==> flow/design.v <==
module gain_block( 
	input signed [11:0] ip_data, 
	input ip_clock, 
	input ip_reset, 
	output [11:0] op_data
); 
	parameter signed [11:0] gain = 12'd1024;
	reg signed [11:0] reg_ip_data; 
	always@(posedge ip_clock or negedge ip_reset) begin 
		if(ip_reset == 1'd0) begin 
			reg_ip_data <= 12'd0;
		end else begin  
			reg_ip_data <= ip_data; 
		end 
	end 
	reg signed [11:0] reg_gain;
	wire signed [23:0] wire_gain; 
	assign wire_gain = reg_ip_data * gain;
	always@(posedge ip_clock or negedge ip_reset) begin 
		if(ip_reset == 1'd0) begin 
			reg_gain <= 12'd0;
		end else begin 
			reg_gain <= wire_gain[23:12]; 
		end 
	end 
	assign op_data = reg_gain; 
endmodule 
module abs_block( 
	input signed [11:0] ip_data,
	input ip_clock,
	input ip_reset,
	output [11:0] op_data
); 
	reg signed [11:0] reg_op_abs; 
	always@(posedge ip_clock or negedge ip_reset) begin 
		if(ip_reset == 1'd0) begin 
			reg_op_abs <= 12'd0;
		end else begin 
			if(ip_data < 12'sd0) begin 
				reg_op_abs <= -ip_data;
			end else begin 
				reg_op_abs <= ip_data; 
			end 
		end 
	end 
	assign op_data = reg_op_abs;
endmodule 
module power_estimation(
	input signed [11:0] ip_data,
	input ip_clock,
	input ip_reset,
	output [11:0] op_data
); 
	reg signed [11:0] reg_delay; 
	always@(posedge ip_clock or negedge ip_reset) begin 
		if(ip_reset == 1'd0) begin 
			reg_delay <= 12'd0;
		end else begin 
			reg_delay <= ip_data; 
		end 
	end 
	reg signed [11:0] reg_delay_2; 
	always@(posedge ip_clock or negedge ip_reset) begin 
		if(ip_reset == 1'd0) begin 
			reg_delay_2 <= 12'd0;
		end else begin 
			reg_delay_2 <= reg_delay; 
		end 
	end 
	reg signed [11:0] reg_delay_3; 
	always@(posedge ip_clock or negedge ip_reset) begin 
		if(ip_reset == 1'd0) begin 
			reg_delay_3 <= 12'd0;
		end else begin 
			reg_delay_3 <= reg_delay_2; 
		end 
	end
	reg signed [11:0] reg_delay_4; 
	always@(posedge ip_clock or negedge ip_reset) begin 
		if(ip_reset == 1'd0) begin 
			reg_delay_4 <= 12'd0;
		end else begin 
			reg_delay_4 <= reg_delay_3; 
		end 
	end
	reg signed [11:0] reg_delay_5; 
	always@(posedge ip_clock or negedge ip_reset) begin 
		if(ip_reset == 1'd0) begin 
			reg_delay_5 <= 12'd0;
		end else begin 
			reg_delay_5 <= reg_delay_4; 
		end 
	end
	reg signed [11:0] reg_delay_6; 
	always@(posedge ip_clock or negedge ip_reset) begin 
		if(ip_reset == 1'd0) begin 
			reg_delay_6 <= 12'd0;
		end else begin 
			reg_delay_6 <= reg_delay_5; 
		end 
	end
	reg signed [11:0] reg_delay_7; 
	always@(posedge ip_clock or negedge ip_reset) begin 
		if(ip_reset == 1'd0) begin 
			reg_delay_7 <= 12'd0;
		end else begin 
			reg_delay_7 <= reg_delay_6; 
		end 
	end
	reg signed [11:0] reg_delay_8; 
	always@(posedge ip_clock or negedge ip_reset) begin 
		if(ip_reset == 1'd0) begin 
			reg_delay_8 <= 12'd0;
		end else begin 
			reg_delay_8 <= reg_delay_7; 
		end 
	end
	reg signed [11:0] reg_delay_9; 
	always@(posedge ip_clock or negedge ip_reset) begin 
		if(ip_reset == 1'd0) begin 
			reg_delay_9 <= 12'd0;
		end else begin 
			reg_delay_9 <= reg_delay_8; 
		end 
	end 
	reg signed [11:0] reg_delay_10; 
	always@(posedge ip_clock or negedge ip_reset) begin 
		if(ip_reset == 1'd0) begin 
			reg_delay_10 <= 12'd0;
		end else begin 
			reg_delay_10 <= reg_delay_9; 
		end 
	end
	reg signed [11:0] reg_delay_11; 
	always@(posedge ip_clock or negedge ip_reset) begin 
		if(ip_reset == 1'd0) begin 
			reg_delay_11 <= 12'd0;
		end else begin 
			reg_delay_11 <= reg_delay_10; 
		end 
	end
	reg signed [11:0] reg_delay_12; 
	always@(posedge ip_clock or negedge ip_reset) begin 
		if(ip_reset == 1'd0) begin 
			reg_delay_12 <= 12'd0;
		end else begin 
			reg_delay_12 <= reg_delay_11; 
		end 
	end
	reg signed [11:0] reg_delay_13; 
	always@(posedge ip_clock or negedge ip_reset) begin 
		if(ip_reset == 1'd0) begin 
			reg_delay_13 <= 12'd0;
		end else begin 
			reg_delay_13 <= reg_delay_12; 
		end 
	end
	reg signed [11:0] reg_delay_14; 
	always@(posedge ip_clock or negedge ip_reset) begin 
		if(ip_reset == 1'd0) begin 
			reg_delay_14 <= 12'd0;
		end else begin 
			reg_delay_14 <= reg_delay_13; 
		end 
	end
	reg signed [11:0] reg_delay_15; 
	always@(posedge ip_clock or negedge ip_reset) begin 
		if(ip_reset == 1'd0) begin 
			reg_delay_15 <= 12'd0;
		end else begin 
			reg_delay_15 <= reg_delay_14; 
		end 
	end
	reg signed [11:0] reg_delay_16; 
	always@(posedge ip_clock or negedge ip_reset) begin 
		if(ip_reset == 1'd0) begin 
			reg_delay_16 <= 12'd0;
		end else begin 
			reg_delay_16 <= reg_delay_15; 
		end 
	end 
	reg signed [11:0] reg_delay_17; 
	always@(posedge ip_clock or negedge ip_reset) begin 
		if(ip_reset == 1'd0) begin 
			reg_delay_17 <= 12'd0;
		end else begin 
			reg_delay_17 <= reg_delay_16; 
		end 
	end 
	reg signed [11:0] reg_delay_18; 
	always@(posedge ip_clock or negedge ip_reset) begin 
		if(ip_reset == 1'd0) begin 
			reg_delay_18 <= 12'd0;
		end else begin 
			reg_delay_18 <= reg_delay_17; 
		end 
	end
	reg signed [11:0] reg_delay_19; 
	always@(posedge ip_clock or negedge ip_reset) begin 
		if(ip_reset == 1'd0) begin 
			reg_delay_19 <= 12'd0;
		end else begin 
			reg_delay_19 <= reg_delay_18; 
		end 
	end 
	reg signed [11:0] reg_delay_20; 
	always@(posedge ip_clock or negedge ip_reset) begin 
		if(ip_reset == 1'd0) begin 
			reg_delay_20 <= 12'd0;
		end else begin 
			reg_delay_20 <= reg_delay_19; 
		end 
	end 
	reg signed [11:0] reg_delay_21; 
	always@(posedge ip_clock or negedge ip_reset) begin 
		if(ip_reset == 1'd0) begin 
			reg_delay_21 <= 12'd0;
		end else begin 
			reg_delay_21 <= reg_delay_20; 
		end 
	end
	reg signed [11:0] reg_delay_22; 
	always@(posedge ip_clock or negedge ip_reset) begin 
		if(ip_reset == 1'd0) begin 
			reg_delay_22 <= 12'd0;
		end else begin 
			reg_delay_22 <= reg_delay_21; 
		end 
	end
	reg signed [11:0] reg_delay_23; 
	always@(posedge ip_clock or negedge ip_reset) begin 
		if(ip_reset == 1'd0) begin 
			reg_delay_23 <= 12'd0;
		end else begin 
			reg_delay_23 <= reg_delay_22; 
		end 
	end
	reg signed [11:0] reg_delay_24; 
	always@(posedge ip_clock or negedge ip_reset) begin 
		if(ip_reset == 1'd0) begin 
			reg_delay_24 <= 12'd0;
		end else begin 
			reg_delay_24 <= reg_delay_23; 
		end 
	end
	reg signed [11:0] reg_delay_25; 
	always@(posedge ip_clock or negedge ip_reset) begin 
		if(ip_reset == 1'd0) begin 
			reg_delay_25 <= 12'd0;
		end else begin 
			reg_delay_25 <= reg_delay_24; 
		end 
	end 
	reg signed [11:0] reg_delay_26; 
	always@(posedge ip_clock or negedge ip_reset) begin 
		if(ip_reset == 1'd0) begin 
			reg_delay_26 <= 12'd0;
		end else begin 
			reg_delay_26 <= reg_delay_25; 
		end 
	end 
	reg signed [11:0] reg_delay_27; 
	always@(posedge ip_clock or negedge ip_reset) begin 
		if(ip_reset == 1'd0) begin 
			reg_delay_27 <= 12'd0;
		end else begin 
			reg_delay_27 <= reg_delay_26; 
		end 
	end
	reg signed [11:0] reg_delay_28; 
	always@(posedge ip_clock or negedge ip_reset) begin 
		if(ip_reset == 1'd0) begin 
			reg_delay_28 <= 12'd0;
		end else begin 
			reg_delay_28 <= reg_delay_27; 
		end 
	end 
	reg signed [11:0] reg_delay_29; 
	always@(posedge ip_clock or negedge ip_reset) begin 
		if(ip_reset == 1'd0) begin 
			reg_delay_29 <= 12'd0;
		end else begin 
			reg_delay_29 <= reg_delay_28; 
		end 
	end 
	reg signed [11:0] reg_delay_30; 
	always@(posedge ip_clock or negedge ip_reset) begin 
		if(ip_reset == 1'd0) begin 
			reg_delay_30 <= 12'd0;
		end else begin 
			reg_delay_30 <= reg_delay_29; 
		end 
	end 
	reg signed [11:0] reg_delay_31; 
	always@(posedge ip_clock or negedge ip_reset) begin 
		if(ip_reset == 1'd0) begin 
			reg_delay_31 <= 12'd0;
		end else begin 
			reg_delay_31 <= reg_delay_30; 
		end 
	end 
	reg signed [11:0] reg_sum; 
	wire signed [15:0] wire_sum; 
	assign wire_sum = (ip_data + reg_delay + reg_delay_2 + reg_delay_3 + reg_delay_4 + reg_delay_5 + reg_delay_6 + reg_delay_7 + reg_delay_8 + reg_delay_9 + reg_delay_10
						 + reg_delay_11 + reg_delay_12 + reg_delay_13 + reg_delay_14 + reg_delay_15 + reg_delay_16 + reg_delay_17 + reg_delay_18 + reg_delay_19 + reg_delay_20 
						 + reg_delay_21 + reg_delay_22 + reg_delay_23 + reg_delay_24 + reg_delay_25 + reg_delay_26 + reg_delay_27 + reg_delay_28 + reg_delay_29 + reg_delay_30 + reg_delay_31);
	always@(posedge ip_clock or negedge ip_reset) begin 
		if(ip_reset == 1'd0) begin 
			reg_sum <= 12'd0;
		end else begin 
			reg_sum <= wire_sum[15:4]; 
		end 
	end 
	assign op_data = reg_sum;
endmodule 
module gain_error( 
	input signed [11:0] ip_data, 
	input ip_clock, 
	input ip_reset, 
	output [11:0] op_data
); 
	parameter signed [11:0] reference = 12'd2048; 
	wire signed [11:0] wire_error;  
	reg signed [11:0] reg_error;
	assign wire_error = reference - ip_data;
	always@(posedge ip_clock or negedge ip_reset) begin 
		if(ip_reset == 1'd0) begin 
			reg_error <= 12'd0;
		end else begin 
			reg_error <= wire_error;
		end 
	end 
	assign op_data = reg_error; 
endmodule 
module accumulator( 
	input signed [11:0] ip_data, 
	input ip_clock, 
	input ip_reset, 
	output [11:0] op_data
);  
	reg signed [15:0] reg_sum; 
	reg [4:0] reg_counter;
	always@(posedge ip_clock or negedge ip_reset) begin 
		if(ip_reset == 1'd0) begin 
			reg_sum <= 16'd0; 
			reg_counter <= 5'd0;
		end else begin 
			if(reg_counter == 5'd31) begin 
				reg_sum <= reg_sum;
			end else begin 
				reg_sum <= reg_sum + ip_data; 
			end 
			reg_counter <= reg_counter + 4'd1;
		end 
	end 
	assign op_data = reg_sum[15:4]; 
endmodule 
module product_block(
	input signed [11:0] ip_data, 
	input signed [11:0] ip_data_2,
	input ip_clock, 
	input ip_reset,
	output [11:0] op_data
); 
	reg signed [11:0] reg_product; 
	wire signed [23:0] wire_product; 
	assign wire_product = ip_data * ip_data_2;
	always@(posedge ip_clock or negedge ip_reset) begin 
		if(ip_reset == 1'd0) begin 
			reg_product <= 12'd0;
		end else begin 
			reg_product <= wire_product[23:12]; 
		end 
	end
	assign op_data = reg_product;
endmodule 
module agc_ref_correction(
	input signed [11:0] ip_data, 
	input ip_clock,
	input ip_reset, 
	output [11:0] op_data
); 
	wire signed [11:0] get_op_gain; 
	gain_block gain_block_inst( 
		.ip_data(ip_data), 
		.ip_clock(ip_clock), 
		.ip_reset(ip_reset), 
		.op_data(get_op_gain)
	); 
	wire signed [11:0] get_op_abs; 
	abs_block abs_block_inst(
		.ip_data(get_op_gain), 
		.ip_clock(ip_clock), 
		.ip_reset(ip_reset), 
		.op_data(get_op_abs)
	); 
	wire signed [11:0] get_op_power_est; 
	power_estimation power_estimation_inst( 
		.ip_data(get_op_abs), 
		.ip_clock(ip_clock), 
		.ip_reset(ip_reset), 
		.op_data(get_op_power_est)
	); 
	wire signed [11:0] get_op_gain_error; 
	gain_error gain_error_inst( 
		.ip_data(get_op_power_est), 
		.ip_clock(ip_clock), 
		.ip_reset(ip_reset), 
		.op_data(get_op_gain_error)
	);
	wire signed [11:0] get_op_acc;  
	accumulator accumulator_inst(
		.ip_data(get_op_gain_error), 
		.ip_clock(ip_clock), 
		.ip_reset(ip_reset), 
		.op_data(get_op_acc)
	);
	wire signed [11:0] get_op_product; 
	product_block product_block_inst( 
		.ip_data(ip_data), 
		.ip_data_2(get_op_acc),
		.ip_clock(ip_clock), 
		.ip_reset(ip_reset), 
		.op_data(get_op_product)
	); 
	assign op_data = get_op_product;
endmodule 
==> reports on agc_ref_correction <==
==> Reports on agc_ref_correction <==
Each step is given for the RTL above and for the edited RTL.
Lines under "before" count in the file above, lines under "after" in the edited file.
"delta": "after" minus "before" as printed here. "change_rel_pct": 100 x difference / "before".
Operators carry their Yosys type and port widths (W data, S select, Z words).
Cell names lack the library's common part.
{ "setup": {"design": "agc_ref_correction", "clock_port": "ip_clock", "lib": "sky130hd", "corner": "tt_025C_1v80"} }

==> Diff <==
Unified diff, file above to edited file.
The edit is scripted, without regard to the design's behaviour, which it may alter; it was not made to optimise anything.
begin of diff
@@ -197,8 +197,6 @@
 	end
 	reg signed [11:0] reg_delay_19; 
-	always@(posedge ip_clock or negedge ip_reset) begin 
-		if(ip_reset == 1'd0) begin 
-			reg_delay_19 <= 12'd0;
-		end else begin 
+	always@(posedge ip_clock) begin 
+		begin 
 			reg_delay_19 <= reg_delay_18; 
 		end 
end of diff

==> After elaboration <==
Source: Yosys, flattened and elaborated, memories not mapped. Widths are those after wreduce; folded enables and synchronous resets count as part of the registers. Registers that Yosys merges into a memory's read port (data or address) are not register bits. Print and check cells do not count. Equal cells are merged and count once.
{ "classes": {"columns": ["element", "before", "after", "delta", "change_rel_pct"], "rows": [
  ["addsub", 35, 35, 0, 0.00],
  ["multipliers", 1, 1, 0, 0.00],
  ["cmp", 1, 1, 0, 0.00],
  ["n_eq", 1, 1, 0, 0.00],
  ["n_mux", 1, 1, 0, 0.00]
]} }
Unchanged operator kinds not shown: 9.
{ "word_totals": {"columns": ["element", "before", "after", "delta", "change_rel_pct"], "rows": [
  ["regBits", 463, 463, 0, 0.00],
  ["input_bits", 14, 14, 0, 0.00]
]} }

==> Longest topological paths <==
Depth = most cells in a row (Yosys ltp): at word level without a register or memory, in the mapped netlist without a sequential cell, where the memories' decode and read muxes count.
{ "logic_depth": {"columns": ["element", "before", "after", "delta", "change_rel_pct"], "rows": [
  ["word_depth", 31, 31, 0, 0.00],
  ["ABC_AREA", "0", "0", null, null],
  ["ltp_mapped", 30, 29, -1, -3.33],
  ["depth_no_buf", 30, 29, -1, -3.33]
]} }

==> Synthesis result <==
Source: synth_stat.txt of the flow (Yosys; design flattened, memories mapped). It holds for the ABC_AREA given above (unset counts as 0); a run with the other value may have another netlist.
{ "mapped": {"columns": ["element", "before", "after", "delta", "change_rel_pct"], "rows": [
  ["cells", 2200, 2192, -8, -0.36],
  ["mapped_area_um2", 28224.6, 28078.2, -146.4, -0.52],
  ["ff_cells", 461, 461, 0, 0.00],
  ["buffers", 29, 28, -1, -3.45]
]} }
{ "by_type": {"columns": ["cell", "before", "after", "delta", "change_rel_pct"], "rows": [
  ["dfrtp_1", 461, 449, -12, -2.60],
  ["dfxtp_1", 0, 12, 12, null],
  ["o21a_1", 3, 13, 10, 333.33],
  ["o21ai_1", 7, 0, -7, -100.00],
  ["nand3_1", 10, 4, -6, -60.00],
  ["o31ai_1", 3, 9, 6, 200.00],
  ["inv_1", 624, 629, 5, 0.80],
  ["nor2b_1", 9, 4, -5, -55.56],
  ["a211oi_1", 2, 7, 5, 250.00],
  ["nand2_1", 119, 123, 4, 3.36],
  ["nor4_1", 6, 2, -4, -66.67],
  ["xnor2_1", 59, 62, 3, 5.08],
  ["nor2_1", 40, 37, -3, -7.50],
  ["and3_1", 12, 9, -3, -25.00],
  ["o21bai_1", 4, 1, -3, -75.00],
  ["a31oi_1", 2, 5, 3, 150.00],
  ["a21boi_0", 1, 4, 3, 300.00],
  ["clkbuf_1", 29, 27, -2, -6.90]
]} }
Unchanged cell types not shown: 11.
The list need not be complete.
The figures by module come from a second, unflattened synthesis with its own total; it is not the netlist above.
{ "hier_totals": {"columns": ["element", "before", "after", "delta", "change_rel_pct"], "rows": [
  ["hier_cells", 2208, 2208, 0, 0.00],
  ["hier_area_um2", 28342.2, 28282.1, -60.1, -0.21]
]} }
Rows give one instance, submodules left out.
{ "modules_before": {"columns": ["mod", "instances", "n_cells", "area_um2", "mod_seq_area_um2"], "rows": [
  ["(no name shown)", 1, 1343, 19753.9, 9609.2],
  ["(no name shown)", 1, 590, 5445.2, 300.3],
  ["accumulator", 1, 171, 1587.8, 525.5],
  ["abs_block", 1, 42, 523.0, 300.3],
  ["gain_error", 1, 40, 516.7, 300.3],
  ["gain_block", 1, 22, 515.5, 500.5],
  ["agc_ref_correction", 1, 0, 0.0, 0.0]
]} }
{ "modules_after": {"columns": ["mod", "instances", "n_cells", "area_um2", "mod_seq_area_um2"], "rows": [
  ["(no name shown)", 1, 1343, 19693.9, 9549.2],
  ["(no name shown)", 1, 590, 5445.2, 300.3],
  ["accumulator", 1, 171, 1587.8, 525.5],
  ["abs_block", 1, 42, 523.0, 300.3],
  ["gain_error", 1, 40, 516.7, 300.3],
  ["gain_block", 1, 22, 515.5, 500.5],
  ["agc_ref_correction", 1, 0, 0.0, 0.0]
]} }

==> Worst setup path after synthesis <==
OpenSTA on the mapped netlist: ideal clock, no wires. The path of least setup slack (recovery checks aside). Input and output delay are each 20% of the period. Register names are those of the netlist, which keeps one name where synthesis merged equal registers.
{ "synth_path": {"columns": ["element", "before", "after", "delta", "change_rel_pct"], "rows": [
  ["path_kind", "register to register", "register to register", null, null],
  ["from", "register abs_block_inst.reg_op_abs[1]", "register abs_block_inst.reg_op_abs[1]", null, null],
  ["to", "register (no name shown)", "register (no name shown)", null, null],
  ["tclk_ps", 10000, 10000, 0, 0.00],
  ["setup_time_ps", 80, 125, 45, null],
  ["arrival_ps", 6909, 7239, 330, 4.78],
  ["setup_slack_ps", 3012, 2636, -376, null],
  ["delay_ps", 6989, 7364, 375, 5.37],
  ["path_stages", 28, 27, -1, -3.57],
  ["path_buffers", 0, 0, 0, null],
  ["synth_period_reached_ps", 6988, 7364, 376, 5.38]
]} }
"delay_ps" is the arrival time less input delay plus setup time.
"path_stages" counts driving pins, that of a launching flip-flop among them; a cell with two outputs on the path counts twice.
"synth_period_reached_ps" is the clock period less the worst setup slack; recovery checks do not enter. This is arithmetic on one report: input and output delays are still those of the set period (20% each).
Between the ends stands the longest chain of elaborated cells between them, by number of cells; it is not shown to be the way that was timed. Of several equally long chains one is given.
A line is the first line of the expression or statement that the cell stems from. Yosys adds cells for indexed reads and writes and turns some case tables into memories.
A register here has more assigning lines than the two given.
{ "synth_via_before": {"cell_sequence": "dfrtp_1 > ha_1 > a21o_1 > a21oi_1 > nand2b_1 > a21boi_0 > or3_1 > a31oi_1 > xnor2_1 > fa_1 > inv_1 > fa_1 > fa_1 > fa_1 > fa_1 > fa_1 > inv_1 > fa_1 > fa_1 > ha_1 > and2_1 > o21ai_0 > nand3_1 > nand2_1 > o21ai_1 > o21a_1 > nor2_1 > xnor2_1", "elab_chain_cells": 31} }
{ "synth_rtl_before": {"columns": ["element", "line_no", "text"], "rows": [
  ["start, declared", 34, "reg signed [11:0] reg_op_abs;"],
  ["start, assigned", 40, "reg_op_abs <= -ip_data;"],
  ["start, assigned", 42, "reg_op_abs <= ip_data;"],
  ["$add A12 B12 Y13", 304, "assign wire_sum = (ip_data + reg_delay + reg_delay_2 + reg_delay_3 + reg_delay_4 + reg_delay_5 + reg_delay_6 + ..."],
  ["$add A16 B12 Y16 (30 in a row)", 304, null],
  ["end, assigned", 309, "reg_sum <= 12'd0;"],
  ["end, assigned", 311, "reg_sum <= wire_sum[15:4];"],
  ["end, declared", 302, "reg signed [11:0] reg_sum;"]
]} }
{ "synth_via_after": {"cell_sequence": "dfrtp_1 > ha_1 > a21oi_1 > o21ai_0 > or2_2 > o311a_1 > a2111oi_2 > xnor2_1 > fa_1 > inv_1 > fa_1 > fa_1 > fa_1 > fa_1 > fa_1 > inv_1 > fa_1 > inv_1 > fa_1 > inv_1 > ha_1 > nor2_1 > or4b_4 > a41oi_2 > o21ai_0 > o211a_1 > xnor2_1", "elab_chain_cells": 31} }
{ "synth_rtl_after": {"columns": ["element", "line_no", "text"], "rows": [
  ["start, declared", 34, "reg signed [11:0] reg_op_abs;"],
  ["start, assigned", 40, "reg_op_abs <= -ip_data;"],
  ["start, assigned", 42, "reg_op_abs <= ip_data;"],
  ["$add A12 B12 Y13", 302, "assign wire_sum = (ip_data + reg_delay + reg_delay_2 + reg_delay_3 + reg_delay_4 + reg_delay_5 + reg_delay_6 + ..."],
  ["$add A16 B12 Y16 (30 in a row)", 302, null],
  ["end, assigned", 307, "reg_sum <= 12'd0;"],
  ["end, assigned", 309, "reg_sum <= wire_sum[15:4];"],
  ["end, declared", 300, "reg signed [11:0] reg_sum;"]
]} }

==> Path in the finished layout <==
Path of least setup slack in the final report of the runs of pair 1 (OpenROAD, finished layout, wires in). Where an end is a register, its clock arrival counts in the times.
The path's times are printed in steps of 10 ps; the period is the one set.
{ "layout_path": {"columns": ["element", "before", "after", "delta", "change_rel_pct"], "rows": [
  ["path_kind", "register to register", "register to register", null, null],
  ["from", "register (no name shown)", "register (no name shown)", null, null],
  ["to", "register (no name shown)", "register (no name shown)", null, null],
  ["tclk_ps", 10000, 10000, 0, 0.00],
  ["setup_time_ps", 130, 120, -10, null],
  ["arrival_ps", 8300, 8390, 90, 1.08],
  ["setup_slack_ps", 2150, 2080, -70, null],
  ["path_stages", 31, 28, -3, -9.68],
  ["path_buffers", 0, 0, 0, null]
]} }
Between the ends stands the longest chain of elaborated cells between them, by number of cells; it is not shown to be the way that was timed. Of several equally long chains one is given.
{ "layout_via_before": {"cell_sequence": "dfrtp_1 > ha_1 > inv_1 > fa_1 > nor2b_1 > o21ai_1 > a21boi_1 > o21ai_1 > a21boi_1 > o21ai_1 > nor2b_1 > xnor2_1 > fa_1 > inv_1 > fa_1 > fa_1 > fa_1 > fa_1 > fa_1 > inv_1 > fa_1 > fa_1 > ha_1 > and3_1 > o2111ai_1 > nand3_1 > nand2_1 > o21ai_1 > o21a_1 > nor2_1 > xnor2_1", "elab_chain_cells": 31} }
{ "layout_rtl_before": {"columns": ["element", "line_no", "text"], "rows": [
  ["start, declared", 54, "reg signed [11:0] reg_delay;"],
  ["start, assigned", 57, "reg_delay <= 12'd0;"],
  ["start, assigned", 59, "reg_delay <= ip_data;"],
  ["$add A12 B12 Y13", 304, "assign wire_sum = (ip_data + reg_delay + reg_delay_2 + reg_delay_3 + reg_delay_4 + reg_delay_5 + reg_delay_6 + ..."],
  ["$add A16 B12 Y16 (30 in a row)", 304, null],
  ["end, assigned", 309, "reg_sum <= 12'd0;"],
  ["end, assigned", 311, "reg_sum <= wire_sum[15:4];"],
  ["end, declared", 302, "reg signed [11:0] reg_sum;"]
]} }
{ "layout_via_after": {"cell_sequence": "dfrtp_1 > ha_1 > inv_1 > fa_1 > nor2b_1 > o21ai_0 > a21boi_0 > nor2_1 > fa_1 > inv_1 > fa_1 > fa_1 > fa_1 > fa_1 > inv_1 > fa_1 > fa_1 > inv_1 > fa_1 > inv_1 > ha_1 > or3_1 > o22a_1 > or4b_4 > a41oi_2 > o21ai_0 > o211a_1 > xnor2_1", "elab_chain_cells": 31} }
{ "layout_rtl_after": {"columns": ["element", "line_no", "text"], "rows": [
  ["start, declared", 54, "reg signed [11:0] reg_delay;"],
  ["start, assigned", 57, "reg_delay <= 12'd0;"],
  ["start, assigned", 59, "reg_delay <= ip_data;"],
  ["$add A12 B12 Y13", 302, "assign wire_sum = (ip_data + reg_delay + reg_delay_2 + reg_delay_3 + reg_delay_4 + reg_delay_5 + reg_delay_6 + ..."],
  ["$add A16 B12 Y16 (30 in a row)", 302, null],
  ["end, assigned", 307, "reg_sum <= 12'd0;"],
  ["end, assigned", 309, "reg_sum <= wire_sum[15:4];"],
  ["end, declared", 300, "reg signed [11:0] reg_sum;"]
]} }

==> Measured runs <==
Runs of the flow (Yosys, OpenROAD) on both versions; the two runs of a pair have the same settings. The constraints put input and output delay at 20% of the set period each and load the outputs with 0.01 pF.
{ "settings_pair_1": {"CORE_UTILIZATION": 40, "PLACE_DENSITY": 0.6, "period_ns": 10.0, "CAP_MARGIN": 20, "CORE_MARGIN": 2, "SLEW_MARGIN": 20} }
{ "measured_pair_1": {"columns": ["element", "before", "after", "delta", "change_rel_pct"], "rows": [
  ["synthArea_um2", 28224.6, 28078.2, -146.4, -0.52],
  ["total_die_area_um2", 72703.0, 72331.4, -371.6, -0.51],
  ["layout_stdcell_area_um2", 31291.3, 31335.1, 43.8, 0.14],
  ["fin_util_frac", 0.448, 0.449, 0.001, null],
  ["final_setup_ws_ps", 2155, 2075, -80, null],
  ["timing.hold.ws_ps", 358, 331, -27, null]
]} }
